==> flow/design.v <==
module DCT(input clk,
           input signed[11:0]a0,a1,a2,a3,a4,a5,a6,a7,
           output reg signed[11:0]b0,b1,b2,b3,b4,b5,b6,b7);
  wire [11:0] c1 = 12'b011111011000;
  wire [11:0] c2 = 12'b011101100100;
  wire [11:0] c3 = 12'b011010100110;
  wire [11:0] c4 = 12'b010110101000;
  wire [11:0] c5 = 12'b010001110001;
  wire [11:0] c6 = 12'b001100001111;
  wire [11:0] c7 = 12'b000110001111;
  wire signed [11:0] f07,f0_7,f16,f1_6,f25,f2_5,f34,f3_4;
  wire signed [11:0] f0734,f07_34,f1625,f16_25;
  wire signed [11:0] sum,diff;
  wire signed [11:0] x0,x1,x2,x3,x4,x5,x6,x7;
  wire signed[23:0]m8,m9,m10,m11,m12,m13,m14,m15,m16,m17,m18,m19,m20,m21,m22,m23,m24,m25,m26,m27;
  wire signed [23:0] m0,m1,m2,m3,m4,m5,m6,m7;
  reg [11:0] r0[7:0],r1[7:0],r2[7:0],r3[7:0],r4[7:0],r5[7:0],r6[7:0],r7 [7:0];
  wire [2:0] count = 0;
  add_sub B1(f07,f0_7,a0,a7);
  add_sub B2(f16,f1_6,a1,a6);
  add_sub B3(f25,f2_5,a2,a5);
  add_sub B4(f34,f3_4,a3,a4);
  add_sub B5(f0734,f07_34,f07,f34);
  add_sub B6(f1625,f16_25,f16,f25);
  add_sub B7(sum,diff,f0734,f1625);
  multiplier M1(m0,sum,c4);
  multiplier M2(m4,diff,c4);
  multiplier M3(m8,f07_34,c2);
  multiplier M4(m9,f16_25,c6);
  assign m2 = m8+m9;
  multiplier M5(m10,f07_34,c6);
  multiplier M6(m11,f16_25,c2);
  assign m6 = m10-m11;
  multiplier M7(m12,f0_7,c1);
  multiplier M8(m13,f0_7,c3);
  multiplier M9(m14,f0_7,c5);
  multiplier M10(m15,f0_7,c7);
  multiplier M11(m16,f1_6,c1);
  multiplier M12(m17,f1_6,c3);
  multiplier M13(m18,f1_6,c5);
  multiplier M14(m19,f1_6,c7);
  multiplier M15(m20,f2_5,c1);
  multiplier M16(m21,f2_5,c3);
  multiplier M17(m22,f2_5,c5);
  multiplier M18(m23,f2_5,c7);
  multiplier M19(m24,f3_4,c1);
  multiplier M20(m25,f3_4,c3);
  multiplier M21(m26,f3_4,c5);
  multiplier M22(m27,f3_4,c7);
  assign m1 = m12+m17+m22+m27;
  assign m3 = m13-m19-m20-m26;
  assign m5 = m14-m16+m23+m25;
  assign m7 = m15-m18+m21-m24;
  assign x0 = m0>>12;
  assign x1 = m1>>12;
  assign x2 = m2>>12;
  assign x3 = m3>>12;  
  assign x4 = m4>>12;
  assign x5 = m5>>12;
  assign x6 = m6>>12;
  assign x7 = m7>>12;
  always @(posedge clk)begin
    {b0,b1,b2,b3,b4,b5,b6,b7} <= {x0,x1,x2,x3,x4,x5,x6,x7};
  end
endmodule
module add_sub(
  output reg [11:0] sum,diff,                                           
  input [11:0] x,y                                                      
    );
always @(x or y)
begin
  sum=x+y;
  diff=x-y;
end
endmodule
module multiplier(
  output reg [23:0]out,
  input signed[11:0] x,y
);
  always @(x,y)begin
    out = x*y;
  end
endmodule
module block_mem(input clk,reset,wr,
		 input [11:0] in1,in2,in3,in4,in5,in6,in7,in8,
                 output reg [11:0] out0,out1,out2,out3,out4,out5,out6,out7
		);
  reg [11:0] mem_block[63:0];
reg [2:0] x,y;
  always@(posedge clk)
begin
	if(reset)
	begin
		x=0;
		y=0;
	end
	else if(wr==1)
	begin
      mem_block[(x*8)+0]<= in1;
      mem_block[(x*8)+1]<= in2;
      mem_block[(x*8)+2]<= in3;
      mem_block[(x*8)+3]<= in4;
      mem_block[(x*8)+4]<= in5;
      mem_block[(x*8)+5]<= in6;
      mem_block[(x*8)+6]<= in7;
      mem_block[(x*8)+7]<= in8;
		x<=x+1;
	end
  else if(wr==1'b0)
	begin
		out0 <=mem_block[y];
      out1 <=mem_block[8+y];
      out2 <=mem_block[16+y];
      out3 <=mem_block[24+y];
      out4 <=mem_block[32+y];
      out5 <=mem_block[40+y];
      out6 <=mem_block[48+y];
      out7 <=mem_block[56+y];
		y<= y+1;
	end
end
endmodule
module Full_DCT(input clk,wr_1,wr_2,reset,
           input [11:0]a0,a1,a2,a3,a4,a5,a6,a7,
           output signed[11:0]b0,b1,b2,b3,b4,b5,b6,b7);
  wire [11:0] r0,r1,r2,r3,r4,r5,r6,r7;
  DCT uut(clk,a0,a1,a2,a3,a4,a5,a6,a7,r0,r1,r2,r3,r4,r5,r6,r7);
  reg [11:0] R0,R1,R2,R3,R4,R5,R6,R7;
  wire [11:0] m10,m11,m12,m13,m14,m15,m16,m17;
  wire [11:0] m20,m21,m22,m23,m24,m25,m26,m27;
  reg dwr_1,dwr_2;
  always @(posedge clk)begin
    dwr_1 <= wr_1;
  end
  block_mem M1(clk,reset,dwr_1,
               r0,r1,r2,r3,r4,r5,r6,r7,
		       m10,m11,m12,m13,m14,m15,m16,m17
		      );
  always @(*) begin
    case(dwr_1)
      1'b0 : begin
            R0 = m10;
            R1 = m11;
            R2 = m12;
            R3 = m13;
            R4 = m14;
            R5 = m15;
            R6 = m16;
            R7 = m17;
      end
      default :begin
            R0 = 0;
            R1 = 0;
            R2 = 0;
            R3 = 0;
            R4 = 0;
            R5 = 0;
            R6 = 0;
            R7 = 0;
      end
      endcase
  end
  DCT uut1(clk,R0,R1,R2,R3,R4,R5,R6,R7,b0,b1,b2,b3,b4,b5,b6,b7);
endmodule
* Reports on Full_DCT *
Each step is given for the RTL above and for the edited RTL.
"unedited" refers to lines of the RTL above, "edited" to lines of the edited file.
"difference" is "edited" less "unedited", of the values as shown.
Library cell names are shortened.
A cell with -- has no value.

inputs
  top module = Full_DCT
  clock = clk
  library = sky130hd
  corner = tt_025C_1v80

* Diff *
The edit as a unified diff against the file above.
The edited RTL no longer does the same as the RTL above: the edit was made by script, with no optimisation intended.

begin of diff
@@ -26,5 +26,8 @@
   multiplier M1(m0,sum,c4);
   multiplier M2(m4,diff,c4);
-  multiplier M3(m8,f07_34,c2);
+  wire signed [23:0] m8_m, m8_s;
+  multiplier M3(m8_m,f07_34,c2);
+  multiplier M3_twin (m8_s, f07_34, ~c2);
+  assign m8 = m8_m ^ m8_s;
   multiplier M4(m9,f16_25,c6);
   assign m2 = m8+m9;
end of diff

* After elaboration *
Counts by Yosys on the flattened word-level netlist (proc, flatten, opt, wreduce; memories kept). Register bits leave out memories and registers merged into their read ports (data or address); mux counts leave out enables and synchronous resets folded into registers. Print and check cells are left out. Cells with the same type and inputs are merged into one.
Yosys's memory passes give these memory sizes; they may raise the number of words (mostly to a power of two), join words into wider ones and drop unused or constant bits.

word-level totals
  item                             unedited  edited  difference
  register bits                    199       199     0
  memory bits (writable)           768       768     0
  clocked read ports x word width  96        96      0
  memories kept                    1         1       0
  input bits                       100       100     0
  output and inout port bits       96        96      0
  elaborated cells                 181       185     +4

operators by class
  item                        unedited  edited  difference
  add/subtract/negate cells   72        72      0
  $mul                        44        46      +2
  multiplexer cells           42        42      0
  bitwise gates (word level)  2         4       +2
  reduce/logical cells        1         1       0

memories
  item                                          unedited                       edited
  shape (words x width / read and write ports)  M1.mem_block 64 x 12 bit 8R8W  M1.mem_block 64 x 12 bit 8R8W

operators with widths
  cell                                          unedited  edited  difference
  multiplier 12 x 12 -> 24 bit with constant B  8         10      +2
  bitwise XOR 24 bit                            0         2       +2

Operator kinds equal on both sides are left out: 19.

* Logic depth *
Longest topological path by Yosys (ltp), each cell counted once; first at word level (registers and memories cut), then after technology mapping (sequential cells cut; the memories' decode and read muxes count).

logic depth
  item                           unedited  edited  difference
  word-level depth               6         6       0
  ABC_AREA                       0         0       --
  gate-level depth with buffers  51        55      +4
  gate-level depth less buffers  50        52      +2

* After synthesis *
The flow's flattened synthesis, as Yosys stat reports it; memories are mapped. The netlist is that of the ABC_AREA named above (0 if unset); the other value can give another one.

cell types
  type      unedited  edited  difference
  ha_1      2846      2955    +109
  inv_1     3765      3866    +101
  fa_1      2126      2199    +73
  xnor2_1   941       999     +58
  nor2_1    642       696     +54
  a21o_1    157       199     +42
  o21ai_1   1         42      +41
  a21oi_1   604       644     +40
  xor2_1    304       334     +30
  o21ai_0   362       333     -29
  o41ai_1   50        23      -27
  nor2b_1   182       162     -20
  a211oi_1  53        38      -15
  or3_1     38        52      +14
  nor3_1    202       215     +13
  and3_1    48        61      +13
  o31a_1    27        14      -13
  a21boi_0  38        49      +11

Cell types equal on both sides are left out: 12.
The list need not be complete.

mapped netlist
  item                            unedited  edited    difference
  standard cells after synthesis  15278     15790     +512
  synthesis area (sq um)          160975.6  165905.4  +4929.8
  sequential area (sq um)         29928.7   29928.7   0.0
  flip-flops                      1063      1063      0
  buffer cells                    114       131       +17

The figures by module come from a second, unflattened synthesis with its own total; it is not the netlist above.

second synthesis, totals
  item                                             unedited  edited    difference
  cell total of the unflattened synthesis          33684     34920     +1236
  area total of the unflattened synthesis (sq um)  311533.8  322762.1  +11228.3

Rows give one instance, submodules left out.

by module, unedited
  module      times used  cells  area (sq um)  sequential area (sq um)
  multiplier  44          620    5427.7        0.0
  block_mem   1           1245   32015.7       26065.0
  DCT         2           1385   12012.8       1921.8
  add_sub     14          163    1141.1        0.0
  Full_DCT    1           107    698.2         20.0

by module, edited
  module      times used  cells  area (sq um)  sequential area (sq um)
  multiplier  46          620    5427.7        0.0
  block_mem   1           1245   32023.2       26065.0
  DCT         2           1383   12195.4       1921.8
  add_sub     14          163    1141.1        0.0
  Full_DCT    1           107    698.2         20.0

* Path before layout *
Path of least setup slack by OpenSTA after synthesis, without wires, with an ideal clock, recovery checks aside; 20% of the period is set as input and as output delay. Where synthesis merged equal registers, the netlist keeps one of their names.

timing post-synthesis
  item                               unedited        edited          difference
  path kind                          input-to-reg    input-to-reg    --
  from                               in a6[2]        in a7[1]        --
  to                                 reg uut.b3[11]  reg uut.b1[11]  --
  clock period (ns)                  15.0            15.0            0.0
  input delay (ns)                   3.000           3.000           0.000
  setup time (ns)                    0.121           0.130           +0.009
  launch time at the first pin (ns)  3.000           3.000           0.000
  data arrival time (ns)             14.478          14.749          +0.271
  data required time (ns)            14.879          14.870          -0.009
  setup slack (ns)                   0.402           0.121           -0.281
  delay of the path (ns)             11.599          11.879          +0.280
  stages                             47              44              -3
  buffers on the path                3               2               -1
  synthesis period reached (ns)      14.598          14.879          +0.281

"delay of the path" is the arrival time less input delay plus setup time.
"stages": output pins that drive a net of the path, with the launching flip-flop's if there is one; two outputs of one cell count as two.
"synthesis period reached" is the clock period less the worst setup slack; recovery checks do not enter. This is arithmetic on one report: input and output delays are still those of the set period (20% each).
The rows between start and end are the longest chain of elaborated cells between them; the timing report does not say that the signal goes this way. Where chains are equally long, one stands for them.
Each line given opens the expression or statement behind the cell; cells for indexed reads and writes are added by Yosys, which also makes memories of some case tables.

between the ends, post-synthesis, unedited
  path through = inv_1 > ha_1 > buf_2 > o21a_1 > o31a_1 > or4_1 > a311o_1 > a21oi_1 > o21bai_1 > xnor2_1 > inv_1 > buf_2 > buf_1 > ha_1 > inv_1 > ha_1 > inv_1 > ha_1 > (+11 left out) > ha_1 > inv_1 > fa_1 > fa_1 > inv_1 > fa_1 > fa_1 > inv_1 > fa_1 > ha_1 > a21oi_1 > inv_1 > a31oi_1 > a21oi_1 > a211oi_1 > xnor2_1 > xnor2_1 > xnor2_1
  cells in the longest elaborated chain = 5
  elaborated cells between the ends (all ways) = 5
  RTL lines with such cells = 3
  classes of those cells = add/sub: 4; mul: 1

ends and longest elaborated chain, post-synthesis, unedited
  item                            line  source
  start: declaration              124   input [11:0]a0,a1,a2,a3,a4,a5,a6,a7,
  subtractor 12 bit               73    diff=x-y;
  multiplier 12 x 10 -> 22 bit    81    out = x*y;
  subtractor 24 bit (3 in a row)  51    assign m3 = m13-m19-m20-m26;
  end: declaration                3     output reg signed[11:0]b0,b1,b2,b3,b4,b5,b6,b7);

between the ends, post-synthesis, edited
  path through = inv_1 > ha_1 > nor2b_1 > o21a_1 > o21ai_1 > a211oi_1 > a2111oi_0 > nor3_1 > xnor2_1 > clkbuf_1 > clkbuf_1 > inv_1 > ha_1 > fa_1 > inv_1 > fa_1 > fa_1 > inv_1 > (+8 left out) > fa_1 > inv_1 > ha_1 > ha_1 > inv_1 > fa_1 > inv_1 > fa_1 > inv_1 > fa_1 > inv_1 > ha_1 > or3_1 > o211a_1 > o21a_1 > o21ai_1 > nand2b_1 > xnor3_1
  cells in the longest elaborated chain = 5
  elaborated cells between the ends (all ways) = 5
  RTL lines with such cells = 3
  classes of those cells = add/sub: 4; mul: 1

ends and longest elaborated chain, post-synthesis, edited
  item                         line  source
  start: declaration           127   input [11:0]a0,a1,a2,a3,a4,a5,a6,a7,
  subtractor 12 bit            76    diff=x-y;
  multiplier 12 x 9 -> 21 bit  84    out = x*y;
  adder 24 bit (3 in a row)    53    assign m1 = m12+m17+m22+m27;
  end: declaration             3     output reg signed[11:0]b0,b1,b2,b3,b4,b5,b6,b7);

* Timing after layout *
From the final timing report of the runs of set A: the path of least setup slack in the routed layout; clock arrival at registers is part of the times.

timing after layout
  item                               unedited        edited          difference
  path kind                          input-to-reg    input-to-reg    --
  from                               in a6[0]        in a6[0]        --
  to                                 reg uut.b3[10]  reg uut.b3[11]  --
  clock period (ns)                  15.0            15.0            0.0
  input delay (ns)                   3.00            3.00            0.00
  setup time (ns)                    0.10            0.11            +0.01
  launch time at the first pin (ns)  3.00            3.00            0.00
  data arrival time (ns)             14.84           15.00           +0.16
  data required time (ns)            15.59           15.62           +0.03
  setup slack (ns)                   0.75            0.62            -0.13
  stages                             51              47              -4
  buffers on the path                3               3               0

The rows between start and end are the longest chain of elaborated cells between them; the timing report does not say that the signal goes this way. Where chains are equally long, one stands for them.

between the ends, after layout, unedited
  path through = clkdlybuf4s50_1 > ha_1 > inv_1 > fa_1 > a21o_1 > a21oi_1 > o21bai_1 > a21oi_1 > o21bai_1 > a21oi_1 > xnor2_1 > inv_1 > fa_1 > inv_1 > ha_1 > inv_1 > fa_1 > inv_1 > (+15 left out) > fa_1 > inv_1 > fa_1 > inv_1 > fa_1 > inv_1 > ha_1 > o2111ai_1 > a31oi_1 > nand2_1 > a21oi_1 > buf_4 > a31oi_1 > a21oi_1 > buf_4 > and2_1 > o21ai_0 > a221oi_1
  cells in the longest elaborated chain = 5
  elaborated cells between the ends (all ways) = 5
  RTL lines with such cells = 3
  classes of those cells = add/sub: 4; mul: 1

ends and longest elaborated chain, after layout, unedited
  item                            line  source
  start: declaration              124   input [11:0]a0,a1,a2,a3,a4,a5,a6,a7,
  subtractor 12 bit               73    diff=x-y;
  multiplier 12 x 10 -> 22 bit    81    out = x*y;
  subtractor 24 bit (3 in a row)  51    assign m3 = m13-m19-m20-m26;
  end: declaration                3     output reg signed[11:0]b0,b1,b2,b3,b4,b5,b6,b7);

between the ends, after layout, edited
  path through = clkdlybuf4s50_1 > ha_1 > inv_1 > fa_1 > a21o_1 > a21oi_1 > o21ai_0 > a21oi_1 > o21bai_1 > a21oi_1 > o21bai_1 > a21oi_1 > xnor2_1 > inv_1 > fa_1 > inv_1 > ha_1 > fa_1 > (+11 left out) > ha_1 > inv_1 > fa_1 > fa_1 > inv_1 > fa_1 > fa_1 > inv_1 > fa_1 > ha_1 > and3_1 > a211o_1 > nand2_1 > o2111ai_1 > xnor2_1 > xnor3_1 > xnor2_1 > xnor2_1
  cells in the longest elaborated chain = 5
  elaborated cells between the ends (all ways) = 5
  RTL lines with such cells = 3
  classes of those cells = add/sub: 4; mul: 1

ends and longest elaborated chain, after layout, edited
  item                            line  source
  start: declaration              127   input [11:0]a0,a1,a2,a3,a4,a5,a6,a7,
  subtractor 12 bit               76    diff=x-y;
  multiplier 12 x 10 -> 22 bit    84    out = x*y;
  subtractor 24 bit (3 in a row)  54    assign m3 = m13-m19-m20-m26;
  end: declaration                3     output reg signed[11:0]b0,b1,b2,b3,b4,b5,b6,b7);

* Layout results *
Runs of the flow (Yosys, OpenROAD) on both versions; the two runs of a pair have the same settings. The constraints put input and output delay at 20% of the set period each and load the outputs with 0.01 pF.

flow settings, set A
  period_ns = 15.0
  CAP_MARGIN = 20
  CORE_MARGIN = 2
  CORE_UTILIZATION = 40
  SLEW_MARGIN = 20

results, set A
  item                                 unedited  edited    difference
  synthesized cell area (sq um)        160975.6  165905.4  +4929.8
  die size (sq um)                     407529.0  419930.0  +12401.0
  post-route utilization (%)           43.9      43.8      -0.1
  worst setup slack after layout (ns)  0.749     0.622     -0.127
  final setup TNS (ns)                 0.000     0.000     0.000
  worst-case hold slack (ns)           0.543     0.538     -0.005
  reached clock period (ns)            14.251    14.378    +0.127

flow settings, set B
  CORE_UTILIZATION = 71
  CTS_CLUSTER_DIAMETER = 197
  GPL_ROUTABILITY_DRIVEN = 1
  MAX_ROUTING_LAYER = met5
  SETUP_SLACK_MARGIN = 5.0
  period_ns = 23.8
  CAP_MARGIN = 20
  CORE_MARGIN = 2
  SLEW_MARGIN = 20

results, set B
  item                                 unedited  edited    difference
  synthesized cell area (sq um)        160975.6  165905.4  +4929.8
  die size (sq um)                     230549.0  237554.0  +7005.0
  post-route utilization (%)           76.2      75.8      -0.4
  worst setup slack after layout (ns)  6.019     6.279     +0.260
  final setup TNS (ns)                 0.000     0.000     0.000
  worst-case hold slack (ns)           0.535     0.558     +0.023
  reached clock period (ns)            17.781    17.521    -0.260

"reached clock period" = clock period - worst setup slack. The figure is calculated, with input and output delays left at 20% of the set period.
